==> flow/design.v <==
module s_sat_13_12 #(
    parameter   WIN  = 13,
    parameter   WOUT = 12
)(
    input  signed     [WIN-1:0]  din,
    output reg signed [WOUT-1:0] dout
);
always  @(*) begin
    if ((din[WIN-1] == 1'b1) && (din[WIN-2:WOUT-1] != { {WIN-WOUT}{1'b1} })) begin
        dout = {1'b1,{{WOUT-1}{1'b0}}};
    end
    else if ((din[WIN-1] == 1'b0) && (din[WIN-2:WOUT-1] != { {WIN-WOUT}{1'b0} })) begin
        dout = {1'b0,{{WOUT-1}{1'b1}}};
    end
    else begin
        dout = din[WOUT-1:0];
    end
end
endmodule
module s_sat_22_12 #(
    parameter   WIN  = 22,
    parameter   WOUT = 12
)(
    input  signed     [WIN-1:0]  din,
    output reg signed [WOUT-1:0] dout
);
always  @(*) begin
    if ((din[WIN-1] == 1'b1) && (din[WIN-2:WIN-3] != { 2{1'b1} })) begin
        dout = {1'b1,{{WOUT-1}{1'b0}}};
    end
    else if ((din[WIN-1] == 1'b0) && (din[WIN-2:WIN-3] != { 2{1'b0} })) begin
        dout = {1'b0,{{WOUT-1}{1'b1}}};
    end
    else begin
        dout = din[19:8];
    end
end
endmodule
module butterfly #(
    parameter WD = 12
)(
    input  signed [WD-1:0] din_a_re,
    input  signed [WD-1:0] din_a_im,
    input  signed [WD-1:0] din_b_re,
    input  signed [WD-1:0] din_b_im,
    output signed [WD-1:0] dout_a_re,
    output signed [WD-1:0] dout_a_im,
    output signed [WD-1:0] dout_b_re,
    output signed [WD-1:0] dout_b_im
);
    wire signed [WD:0] add_re, add_im, sub_re, sub_im;
    assign add_re = din_a_re + din_b_re;
    assign add_im = din_a_im + din_b_im;
    assign sub_re = din_a_re - din_b_re;
    assign sub_im = din_a_im - din_b_im;
    s_sat_13_12 sa0 (
        .din(add_re),
        .dout(dout_a_re)
    );
    s_sat_13_12 sa1 (
        .din(add_im),
        .dout(dout_a_im)
    );
    s_sat_13_12 sa2 (
        .din(sub_re),
        .dout(dout_b_re)
    );
    s_sat_13_12 sa3 (
        .din(sub_im),
        .dout(dout_b_im)
    );
endmodule
module tf_multi #(
    parameter WD   = 12,
    parameter WNRD = 9
)(
    input  signed [WD-1:0]   din_re,
    input  signed [WD-1:0]   din_im,
    input  signed [WNRD-1:0] wnr_re,
    input  signed [WNRD-1:0] wnr_im,
    output signed [WD-1:0]   dout_re,
    output signed [WD-1:0]   dout_im
);
    wire signed [WD+WNRD-1:0] m0, m1, m2, m3;
    assign m0 = din_re * wnr_re;
    assign m1 = din_im * wnr_im;
    assign m2 = din_re * wnr_im;
    assign m3 = din_im * wnr_re;
    wire signed [WD+WNRD:0] s0, s1;
    assign s0 = m0 - m1;     
    assign s1 = m2 + m3;     
    s_sat_22_12 sat0
    (
        .din(s0),
        .dout(dout_re)
    );
    s_sat_22_12 sat1
    (
        .din(s1),
        .dout(dout_im)
    );
endmodule
module fft_16 #(
    parameter WD = 12,
    parameter WNRD = 9
)(
    input                  clk,
    input                  rst_n,
    input                  en,
    input  signed [WD-1:0] sin_re,
    input  signed [WD-1:0] sin_im,
    output signed [WD-1:0] sout_re,
    output signed [WD-1:0] sout_im
);
    localparam W16_1_RE = 9'b011101100;
    localparam W16_1_IM = 9'b110011110;
    localparam W16_2_RE = 9'b010110101;
    localparam W16_2_IM = 9'b101001010;
    localparam W16_3_RE = 9'b001100001;
    localparam W16_3_IM = 9'b100010011;
    localparam W16_4_RE = 9'b000000000;
    localparam W16_4_IM = 9'b100000000;
    localparam W16_5_RE = 9'b110011110;
    localparam W16_5_IM = 9'b100010011;
    localparam W16_6_RE = 9'b101001010;
    localparam W16_6_IM = 9'b101001010;
    localparam W16_7_RE = 9'b100010011;
    localparam W16_7_IM = 9'b110011110;
    reg [3:0] count;
    reg  signed [WNRD-1:0] w1_re, w1_im, w2_re, w2_im;
    wire signed [WNRD-1:0] w3_re, w3_im;
    reg  signed [WD-1:0] d1_re [0:7];
    reg  signed [WD-1:0] d1_im [0:7];
    wire signed [WD-1:0] bf1_a_re;
    wire signed [WD-1:0] bf1_a_im;
    wire signed [WD-1:0] bf1_b_re;
    wire signed [WD-1:0] bf1_b_im;
    wire signed [WD-1:0] mux1_a_re;
    wire signed [WD-1:0] mux1_a_im;
    wire signed [WD-1:0] mux1_b_re;
    wire signed [WD-1:0] mux1_b_im;
    wire signed [WD-1:0] tf1_re;
    wire signed [WD-1:0] tf1_im;
    wire signed [WD-1:0] mux1_out_re;
    wire signed [WD-1:0] mux1_out_im;
    reg signed  [WD-1:0] stage1_out_re;
    reg signed  [WD-1:0] stage1_out_im;
    reg  signed [WD-1:0] d2_re [0:3];
    reg  signed [WD-1:0] d2_im [0:3];
    wire signed [WD-1:0] bf2_a_re;
    wire signed [WD-1:0] bf2_a_im;
    wire signed [WD-1:0] bf2_b_re;
    wire signed [WD-1:0] bf2_b_im;
    wire signed [WD-1:0] mux2_a_re;
    wire signed [WD-1:0] mux2_a_im;
    wire signed [WD-1:0] mux2_b_re;
    wire signed [WD-1:0] mux2_b_im;
    wire signed [WD-1:0] tf2_re;
    wire signed [WD-1:0] tf2_im;
    wire signed [WD-1:0] mux2_out_re;
    wire signed [WD-1:0] mux2_out_im;
    reg signed  [WD-1:0] stage2_out_re;
    reg signed  [WD-1:0] stage2_out_im;
    reg  signed [WD-1:0] d3_re [0:1];
    reg  signed [WD-1:0] d3_im [0:1];
    wire signed [WD-1:0] bf3_a_re;
    wire signed [WD-1:0] bf3_a_im;
    wire signed [WD-1:0] bf3_b_re;
    wire signed [WD-1:0] bf3_b_im;
    wire signed [WD-1:0] mux3_a_re;
    wire signed [WD-1:0] mux3_a_im;
    wire signed [WD-1:0] mux3_b_re;
    wire signed [WD-1:0] mux3_b_im;
    wire signed [WD-1:0] tf3_re;
    wire signed [WD-1:0] tf3_im;
    wire signed [WD-1:0] mux3_out_re;
    wire signed [WD-1:0] mux3_out_im;
    reg signed  [WD-1:0] stage3_out_re;
    reg signed  [WD-1:0] stage3_out_im;
    reg  signed [WD-1:0] d4_re;
    reg  signed [WD-1:0] d4_im;
    wire signed [WD-1:0] bf4_a_re;
    wire signed [WD-1:0] bf4_a_im;
    wire signed [WD-1:0] bf4_b_re;
    wire signed [WD-1:0] bf4_b_im;
    wire signed [WD-1:0] mux4_a_re;
    wire signed [WD-1:0] mux4_a_im;
    wire signed [WD-1:0] mux4_b_re;
    wire signed [WD-1:0] mux4_b_im;
    reg signed  [WD-1:0] stage4_out_re;
    reg signed  [WD-1:0] stage4_out_im;
    always @(posedge clk) begin
        if (!rst_n)
            count <= 4'd0;
        else if (en)
            count <= count + 1'b1;
        else
            count <= 4'd0;
    end
    assign mux1_a_re = (count[3])? bf1_a_re : d1_re[7];
    assign mux1_a_im = (count[3])? bf1_a_im : d1_im[7];
    assign mux1_b_re = (count[3])? bf1_b_re : sin_re;
    assign mux1_b_im = (count[3])? bf1_b_im : sin_im;
    assign mux1_out_re = ((count > 4'd0) & (count < 4'd8))? tf1_re : mux1_a_re;      
    assign mux1_out_im = ((count > 4'd0) & (count < 4'd8))? tf1_im : mux1_a_im;
    always @(*) begin
        w1_re <= W16_1_RE;
        w1_im <= W16_1_IM;
        case(count)
            4'd2: begin
                w1_re <= W16_2_RE;
                w1_im <= W16_2_IM;
            end
            4'd3: begin
                w1_re <= W16_3_RE;
                w1_im <= W16_3_IM;
            end
            4'd4: begin
                w1_re <= W16_4_RE;
                w1_im <= W16_4_IM;
            end
            4'd5: begin
                w1_re <= W16_5_RE;
                w1_im <= W16_5_IM;
            end
            4'd6: begin
                w1_re <= W16_6_RE;
                w1_im <= W16_6_IM;
            end
            4'd7: begin
                w1_re <= W16_7_RE;
                w1_im <= W16_7_IM;
            end
            default: begin
                w1_re <= W16_1_RE;
                w1_im <= W16_1_IM;
            end
        endcase
    end
    assign mux2_a_re = ((count == 0) | (count > 12) | (count > 4 & count < 9))? bf2_a_re : d2_re[3];
    assign mux2_a_im = ((count == 0) | (count > 12) | (count > 4 & count < 9))? bf2_a_im : d2_im[3];
    assign mux2_b_re = ((count == 0) | (count > 12) | (count > 4 & count < 9))? bf2_b_re : stage1_out_re;
    assign mux2_b_im = ((count == 0) | (count > 12) | (count > 4 & count < 9))? bf2_b_im : stage1_out_im;
    assign mux2_out_re = ((count > 1 & count < 5) | (count > 9 & count < 13))? tf2_re : mux2_a_re;
    assign mux2_out_im = ((count > 1 & count < 5) | (count > 9 & count < 13))? tf2_im : mux2_a_im;
    always @(*) begin
        w2_re <= W16_2_RE;
        w2_im <= W16_2_IM;
        case(count)
            4'd3: begin
                w2_re <= W16_4_RE;
                w2_im <= W16_4_IM;
            end
            4'd4: begin
                w2_re <= W16_6_RE;
                w2_im <= W16_6_IM;
            end
            4'd11: begin
                w2_re <= W16_4_RE;
                w2_im <= W16_4_IM;
            end
            4'd12: begin
                w2_re <= W16_6_RE;
                w2_im <= W16_6_IM;
            end
            default: begin
                w2_re <= W16_2_RE;
                w2_im <= W16_2_IM;
            end
        endcase
    end
    assign mux3_a_re = (~count[1])?
                        bf3_a_re : d3_re[1];
    assign mux3_a_im = (~count[1])?
                        bf3_a_im : d3_im[1];
    assign mux3_b_re = (~count[1])?
                        bf3_b_re : stage2_out_re;
    assign mux3_b_im = (~count[1])?
                        bf3_b_im : stage2_out_im;
    assign mux3_out_re = ((count==3) | (count==7) | (count==11) | (count==15))? tf3_re : mux3_a_re;
    assign mux3_out_im = ((count==3) | (count==7) | (count==11) | (count==15))? tf3_im : mux3_a_im;
    assign w3_re = W16_4_RE;
    assign w3_im = W16_4_IM;
    assign mux4_a_re = (~count[0])? bf4_a_re : d4_re;
    assign mux4_a_im = (~count[0])? bf4_a_im : d4_im;
    assign mux4_b_re = (~count[0])? bf4_b_re : stage3_out_re;
    assign mux4_b_im = (~count[0])? bf4_b_im : stage3_out_im;
    always @(posedge clk) begin
        if (!rst_n) begin
            d1_re[0] <= 12'd0;
            d1_im[0] <= 12'd0;
            d1_re[1] <= 12'd0;
            d1_im[1] <= 12'd0;
            d1_re[2] <= 12'd0;
            d1_im[2] <= 12'd0;
            d1_re[3] <= 12'd0;
            d1_im[3] <= 12'd0;
            d1_re[4] <= 12'd0;
            d1_im[4] <= 12'd0;
            d1_re[5] <= 12'd0;
            d1_im[5] <= 12'd0;
            d1_re[6] <= 12'd0;
            d1_im[6] <= 12'd0;
            d1_re[7] <= 12'd0;
            d1_im[7] <= 12'd0;
        end
        else begin
            d1_re[0] <= mux1_b_re;
            d1_im[0] <= mux1_b_im;
            d1_re[1] <= d1_re[0];
            d1_im[1] <= d1_im[0];
            d1_re[2] <= d1_re[1];
            d1_im[2] <= d1_im[1];
            d1_re[3] <= d1_re[2];
            d1_im[3] <= d1_im[2];
            d1_re[4] <= d1_re[3];
            d1_im[4] <= d1_im[3];
            d1_re[5] <= d1_re[4];
            d1_im[5] <= d1_im[4];
            d1_re[6] <= d1_re[5];
            d1_im[6] <= d1_im[5];
            d1_re[7] <= d1_re[6];
            d1_im[7] <= d1_im[6];
        end
    end
    butterfly bf1
    (
    .din_a_re   (d1_re[7]),
    .din_a_im   (d1_im[7]),
    .din_b_re   (sin_re),
    .din_b_im   (sin_im),
    .dout_a_re  (bf1_a_re),
    .dout_a_im  (bf1_a_im),
    .dout_b_re  (bf1_b_re),
    .dout_b_im  (bf1_b_im)
    );
    tf_multi tf1
    (
    .din_re     (mux1_a_re),
    .din_im     (mux1_a_im),
    .wnr_re     (w1_re),
    .wnr_im     (w1_im),
    .dout_re    (tf1_re),
    .dout_im    (tf1_im)
    );
    always @(posedge clk) begin
        if (!rst_n) begin
            stage1_out_re <= 12'd0;
            stage1_out_im <= 12'd0;
        end
        else begin
            stage1_out_re <= mux1_out_re;
            stage1_out_im <= mux1_out_im;
        end
    end
    always @(posedge clk) begin
        if (!rst_n) begin
            d2_re[0] <= 12'd0;
            d2_im[0] <= 12'd0;
            d2_re[1] <= 12'd0;
            d2_im[1] <= 12'd0;
            d2_re[2] <= 12'd0;
            d2_im[2] <= 12'd0;
            d2_re[3] <= 12'd0;
            d2_im[3] <= 12'd0;
        end
        else begin
            d2_re[0] <= mux2_b_re;
            d2_im[0] <= mux2_b_im;
            d2_re[1] <= d2_re[0];
            d2_im[1] <= d2_im[0];
            d2_re[2] <= d2_re[1];
            d2_im[2] <= d2_im[1];
            d2_re[3] <= d2_re[2];
            d2_im[3] <= d2_im[2];
        end
    end
    butterfly bf2
    (
    .din_a_re   (d2_re[3]),
    .din_a_im   (d2_im[3]),
    .din_b_re   (stage1_out_re),
    .din_b_im   (stage1_out_im),
    .dout_a_re  (bf2_a_re),
    .dout_a_im  (bf2_a_im),
    .dout_b_re  (bf2_b_re),
    .dout_b_im  (bf2_b_im)
    );
    tf_multi tf2
    (
    .din_re     (mux2_a_re),
    .din_im     (mux2_a_im),
    .wnr_re     (w2_re),
    .wnr_im     (w2_im),
    .dout_re    (tf2_re),
    .dout_im    (tf2_im)
    );
    always @(posedge clk) begin
        if (!rst_n) begin
            stage2_out_re <= 12'd0;
            stage2_out_im <= 12'd0;
        end
        else begin
            stage2_out_re <= mux2_out_re;
            stage2_out_im <= mux2_out_im;
        end
    end
    always @(posedge clk) begin
        if (!rst_n) begin
            d3_re[0] <= 12'd0;
            d3_im[0] <= 12'd0;
            d3_re[1] <= 12'd0;
            d3_im[1] <= 12'd0;
        end
        else begin
            d3_re[0] <= mux3_b_re;
            d3_im[0] <= mux3_b_im;
            d3_re[1] <= d3_re[0];
            d3_im[1] <= d3_im[0];
        end
    end
    butterfly bf3
    (
    .din_a_re   (d3_re[1]),
    .din_a_im   (d3_im[1]),
    .din_b_re   (stage2_out_re),
    .din_b_im   (stage2_out_im),
    .dout_a_re  (bf3_a_re),
    .dout_a_im  (bf3_a_im),
    .dout_b_re  (bf3_b_re),
    .dout_b_im  (bf3_b_im)
    );
    tf_multi tf3
    (
    .din_re     (mux3_a_re),
    .din_im     (mux3_a_im),
    .wnr_re     (w3_re),
    .wnr_im     (w3_im),
    .dout_re    (tf3_re),
    .dout_im    (tf3_im)
    );
    always @(posedge clk) begin
        if (!rst_n) begin
            stage3_out_re <= 12'd0;
            stage3_out_im <= 12'd0;
        end
        else begin
            stage3_out_re <= mux3_out_re;
            stage3_out_im <= mux3_out_im;
        end
    end
    always @(posedge clk) begin
        if (!rst_n) begin
            d4_re <= 12'd0;
            d4_im <= 12'd0;
        end
        else begin
            d4_re <= mux4_b_re;
            d4_im <= mux4_b_im;
        end
    end
    butterfly bf4
    (
    .din_a_re   (d4_re),
    .din_a_im   (d4_im),
    .din_b_re   (stage3_out_re),
    .din_b_im   (stage3_out_im),
    .dout_a_re  (bf4_a_re),
    .dout_a_im  (bf4_a_im),
    .dout_b_re  (bf4_b_re),
    .dout_b_im  (bf4_b_im)
    );
    always @(posedge clk) begin
        if (!rst_n) begin
            stage4_out_re <= 12'd0;
            stage4_out_im <= 12'd0;
        end
        else begin
            stage4_out_re <= mux4_a_re;
            stage4_out_im <= mux4_a_im;
        end
    end
    assign sout_re = stage4_out_re;
    assign sout_im = stage4_out_im;
endmodule
# Tool chain data of fft_16
# What the tools print for fft_16, step after step.
# Lines are those of the file above, counted from 1.
# Cell names lack the library's common part.
# Not given: -
# setup
design	fft_16
clock_port	clk
lib	sky130hd
corner	tt_025C_1v80

# Elaborated design
# Yosys after proc, flatten, opt, wreduce and memory -nomap, before mapping. Enables and synchronous resets that opt folds into registers are not counted as muxes. Print and check cells are not counted. Equal cells are merged and count once.
# word_totals
ff_bits	460
input_bits	27
output_inout_bits	24
elab_cells	269
# classes
add_sub_neg	24
mul	8
cmp	9
n_eq	15
n_mux	70
n_logic	48
reduce_and_logical	56
# op_table
operator	count
multiplier 12 x 9 -> 21 bit	8
2-to-1 mux 12 bit	66
adder 12 x 12 -> 13 bit	8
subtractor 12 x 12 -> 13 bit	8
case mux 9 bit (select 6 bit)	1
logical AND 1 bit	44
adder 21 x 21 -> 22 bit	2
subtractor 21 x 21 -> 22 bit	2
inverter 1 bit	38
negation 12 -> 13 bit	2
case mux 8 bit (select 3 bit)	1
subtractor 1 x 21 -> 22 bit with constant A	1
case mux 9 bit (select 2 bit)	1
== test 4 x 3 -> 1 bit with constant B	4
!= test 2 bit with constant B	6
nonzero test 2 bit	6
< comparator 4 bit with constant B	3
== test 4 bit with constant B	3
OR reduction 2 bit	4
greater-than comparator 4 x 1 -> 1 bit with constant B	2
== test 4 x 2 -> 1 bit with constant B	2
greater-than comparator 4 bit with constant B	2
2-to-1 mux 7 bit	1
OR 1 bit	6
bitwise AND 1 bit	4
adder 4 x 1 -> 4 bit with constant B	1
greater-than comparator 4 x 3 -> 1 bit with constant B	1
< comparator 4 x 3 -> 1 bit with constant B	1
# Other operator kinds: 2; their cells: 2.

# Longest topological paths
# Yosys ltp: most cells in a row. Word level: on the elaborated netlist, between registers, memories and ports. Mapped: between sequential cells and ports; inverters and the memories' decode and read muxes count.
# logic_depth
ltp_word	13
abc_area	0
ltp_mapped	42
ltp_nobuf	41

# Netlist
# Source: synth_stat.txt of the flow (Yosys; design flattened, memories mapped). It holds for the ABC_AREA given above (unset counts as 0); a run with the other value may have another netlist.
# mapped
stdcells	5776
synth_area_mm2	0.0518297
seq_area_mm2	0.0092088
ffs	460
n_buf	229
# by_type
type	count	type_area_um2
fa_1	718	1.44E+04
dfxtp_1	460	9.21E+03
ha_1	575	7194.4
inv_1	1058	3.97E+03
a21oi_1	364	1.82E+03
and2_1	284	1.78E+03
xnor2_1	191	1.67E+03
nor2_1	442	1.66E+03
o21ai_0	273	1366.31
nand2_1	267	1E+03
clkbuf_1	213	799.517
nand2b_1	95	594.32
xor2_1	61	534.262
maj3_1	49	490.47
a221oi_1	53	464.195
a211oi_1	46	345.331
o22ai_1	49	306.544
o21bai_1	40	300.288
# Other cell types: 79; their cells: 538.
# The figures by module come from a second, unflattened synthesis with its own total; it is not the netlist above.
# unflattened
cells_unflattened	8882
hier_area_mm2	0.0806436
# Rows give one instance, submodules left out.
# modules
module	n_inst	n_cells	area_mm2	seq_area_mm2
tf_multi	3	1815	0.0168549	0
fft_16	1	1553	0.0163006	0.0092088
butterfly	4	351	0.0024874	0
s_sat_13_12	16	15	0.0001464	0
s_sat_22_12	6	40	0.0002477	0

# Timing after synthesis
# OpenSTA on the mapped netlist: ideal clock, no wires. The path of least setup slack (recovery checks aside). Input and output delay are each 20% of the period. Register names are those of the netlist, which keeps one name where synthesis merged equal registers.
# synth_timing
kind	input-to-reg
from	input sin_re[0]
to	register stage1_out_im[10]
clock_period_ns	11.0
in_delay_ns	2.200
setup_time_ns	0.076
t_first_pin_ns	2.200
arrival_time_ns	11.149
t_required_ns	10.924
slack_ns	-0.225
path_delay_ns	9.025
path_stages	38
path_buffers	2
synth_period_reached_ns	11.225
# "path_delay_ns" = arrival - input delay + setup time.
# "path_stages" counts driving pins, that of a launching flip-flop among them; a cell with two outputs on the path counts twice.
# "synth_period_reached_ns" is the clock period less the worst setup slack; recovery checks do not enter. This is arithmetic on one report: input and output delays are still those of the set period (20% each).
# Between the ends stands the longest chain of elaborated cells between them, by number of cells; it is not shown to be the way that was timed. Of several equally long chains one is given.
# A line is the first line of the expression or statement that the cell stems from. Yosys adds cells for indexed reads and writes and turns some case tables into memories.
# synth_via
cell_sequence	ha_1 -> fa_1 -> nand2b_1 -> a21oi_1 -> o21ai_0 -> a21oi_1 -> o21ai_0 -> a21oi_1 -> or3_1 -> a21oi_1 -> or2_2 -> a22oi_1 -> maj3_1 -> mux2i_1 -> clkbuf_1 -> nor2_1 -> fa_1 -> fa_1 -> [2 not listed] -> fa_1 -> inv_1 -> fa_1 -> fa_1 -> inv_1 -> fa_1 -> inv_1 -> ha_1 -> o41a_1 -> a31o_2 -> a21o_1 -> a31o_2 -> a21oi_1 -> xnor2_1 -> a21oi_1 -> or2_2 -> clkbuf_1 -> o22ai_1
elab_chain_len	13
cells_between	18
lines_between	9
classes_between	add/sub (2); mul (1); eq/ne (1); mux (6); logic (3); reduce/logical (5)
# synth_lines
item	line	text
start, declared	110	input  signed [WD-1:0] sin_re,
adder 12 x 12 -> 13 bit	52	assign add_re = din_a_re + din_b_re;
inverter 1 bit	12	else if ((din[WIN-1] == 1'b0) && (din[WIN-2:WOUT-1] != { {WIN-WOUT}{1'b0} })) begin
logical AND 1 bit	12
2-to-1 mux 12 bit	12
2-to-1 mux 12 bit	9	if ((din[WIN-1] == 1'b1) && (din[WIN-2:WOUT-1] != { {WIN-WOUT}{1'b1} })) begin
2-to-1 mux 12 bit	200	assign mux1_a_re = (count[3])? bf1_a_re : d1_re[7];
multiplier 12 x 9 -> 21 bit	87	assign m2 = din_re * wnr_im;
adder 21 x 21 -> 22 bit	91	assign s1 = m2 + m3;
inverter 1 bit	31	else if ((din[WIN-1] == 1'b0) && (din[WIN-2:WIN-3] != { 2{1'b0} })) begin
logical AND 1 bit	31
2-to-1 mux 12 bit	31
2-to-1 mux 12 bit	28	if ((din[WIN-1] == 1'b1) && (din[WIN-2:WIN-3] != { 2{1'b1} })) begin
2-to-1 mux 12 bit	205	assign mux1_out_im = ((count > 4'd0) & (count < 4'd8))? tf1_im : mux1_a_im;
end, assigned	349	stage1_out_im <= 12'd0;
end, assigned	353	stage1_out_im <= mux1_out_im;
end, declared	147	reg signed  [WD-1:0] stage1_out_im;

# Path in the finished layout
# From the final timing report of stored run 1: the path of least setup slack in the routed layout; clock arrival at registers is part of the times.
# layout_timing
kind	input-to-reg
from	input sin_re[1]
to	register stage1_out_im[7]
clock_period_ns	10.7
in_delay_ns	2.14
setup_time_ns	0.09
t_first_pin_ns	2.14
arrival_time_ns	11.17
t_required_ns	11.27
slack_ns	0.10
path_stages	40
path_buffers	5
# Between the ends stands the longest chain of elaborated cells between them, by number of cells; it is not shown to be the way that was timed. Of several equally long chains one is given.
# layout_via
cell_sequence	buf_2 -> inv_2 -> ha_4 -> inv_1 -> a21oi_2 -> o21a_1 -> o21bai_1 -> a21oi_2 -> o21bai_1 -> a211oi_2 -> nor3_2 -> o41a_1 -> buf_6 -> xnor2_4 -> buf_4 -> maj3_2 -> mux2_4 -> buf_6 -> [4 not listed] -> fa_1 -> fa_1 -> fa_1 -> fa_1 -> inv_2 -> fa_1 -> inv_2 -> ha_4 -> o41a_1 -> a31o_2 -> a21o_1 -> a31o_4 -> a21oi_4 -> nor2_2 -> a211oi_2 -> buf_4 -> nor2_1 -> o22ai_2
elab_chain_len	13
cells_between	18
lines_between	9
classes_between	add/sub (2); mul (1); eq/ne (1); mux (6); logic (3); reduce/logical (5)
# layout_lines
item	line	text
start, declared	110	input  signed [WD-1:0] sin_re,
adder 12 x 12 -> 13 bit	52	assign add_re = din_a_re + din_b_re;
inverter 1 bit	12	else if ((din[WIN-1] == 1'b0) && (din[WIN-2:WOUT-1] != { {WIN-WOUT}{1'b0} })) begin
logical AND 1 bit	12
2-to-1 mux 12 bit	12
2-to-1 mux 12 bit	9	if ((din[WIN-1] == 1'b1) && (din[WIN-2:WOUT-1] != { {WIN-WOUT}{1'b1} })) begin
2-to-1 mux 12 bit	200	assign mux1_a_re = (count[3])? bf1_a_re : d1_re[7];
multiplier 12 x 9 -> 21 bit	87	assign m2 = din_re * wnr_im;
adder 21 x 21 -> 22 bit	91	assign s1 = m2 + m3;
inverter 1 bit	31	else if ((din[WIN-1] == 1'b0) && (din[WIN-2:WIN-3] != { 2{1'b0} })) begin
logical AND 1 bit	31
2-to-1 mux 12 bit	31
2-to-1 mux 12 bit	28	if ((din[WIN-1] == 1'b1) && (din[WIN-2:WIN-3] != { 2{1'b1} })) begin
2-to-1 mux 12 bit	205	assign mux1_out_im = ((count > 4'd0) & (count < 4'd8))? tf1_im : mux1_a_im;
end, assigned	349	stage1_out_im <= 12'd0;
end, assigned	353	stage1_out_im <= mux1_out_im;
end, declared	147	reg signed  [WD-1:0] stage1_out_im;

# Flow measurements of fft_16 on sky130hd: 5 stored runs with different settings, listed in no order. Input and output delays are each 20% of the period that was set; the output load is 0.01 pF.
# "period_reached_ns" = clock period - worst setup slack. The figure is calculated, with input and output delays left at 20% of the set period.
# "worst_path_ns" = time allowed to the worst setup path (clock period - input delay - output delay, where it has them) - its slack; a late launch clock adds to it, a late capture clock takes from it.
# Settings: - = not set for that run.
item,stored run 1,stored run 2,stored run 3,stored run 4,stored run 5
CORE_UTILIZATION,46,40,42,42,26
period_ns,10.7,11.0,11.2,11.2,9.72
CAP_MARGIN,20,20,10,40,0
CORE_MARGIN,2,2,4,4,2
SLEW_MARGIN,20,20,20,15,15
ABC_AREA,-,-,1,0,0
CELL_PAD_IN_SITES_DETAIL_PLACEMENT,-,-,1,2,-
CELL_PAD_IN_SITES_GLOBAL_PLACEMENT,-,-,2,2,-
CORE_ASPECT_RATIO,-,-,1.14,1.14,-
CTS_CLUSTER_DIAMETER,-,-,75,75,-
GPL_ROUTABILITY_DRIVEN,-,-,0,1,1
MAX_ROUTING_LAYER,-,-,met5,met5,-
SETUP_SLACK_MARGIN,-,-,1.1,1.1,2.88
PLACE_DENSITY_LB_ADDON,-,-,-,-,0.06
TNS_END_PERCENT,-,-,-,-,30
fin_util_frac,0.531,0.458,0.468,0.493,0.32
finalCellArea_mm2,0.0596072,0.0591042,0.0582384,0.0603103,0.0632394
worst_setup_slack_ns,0.095,0.412,1.420,0.102,-0.467
fin_tns_ns,0.000,0.000,0.000,0.000,-10.189
hold_worst_slack_ns,0.421,0.421,0.367,0.396,0.398
yosys_chip_area_mm2,0.0518297,0.0518297,0.0525992,0.0518297,0.0518297
total_die_area_mm2,0.115376,0.132471,0.130973,0.1291,0.202932
period_reached_ns,10.605,10.588,9.780,11.098,10.187
worst_path_ns,8.46,8.39,7.54,8.86,8.24
critical_path_type,input-to-reg,input-to-reg,input-to-reg,input-to-reg,input-to-reg
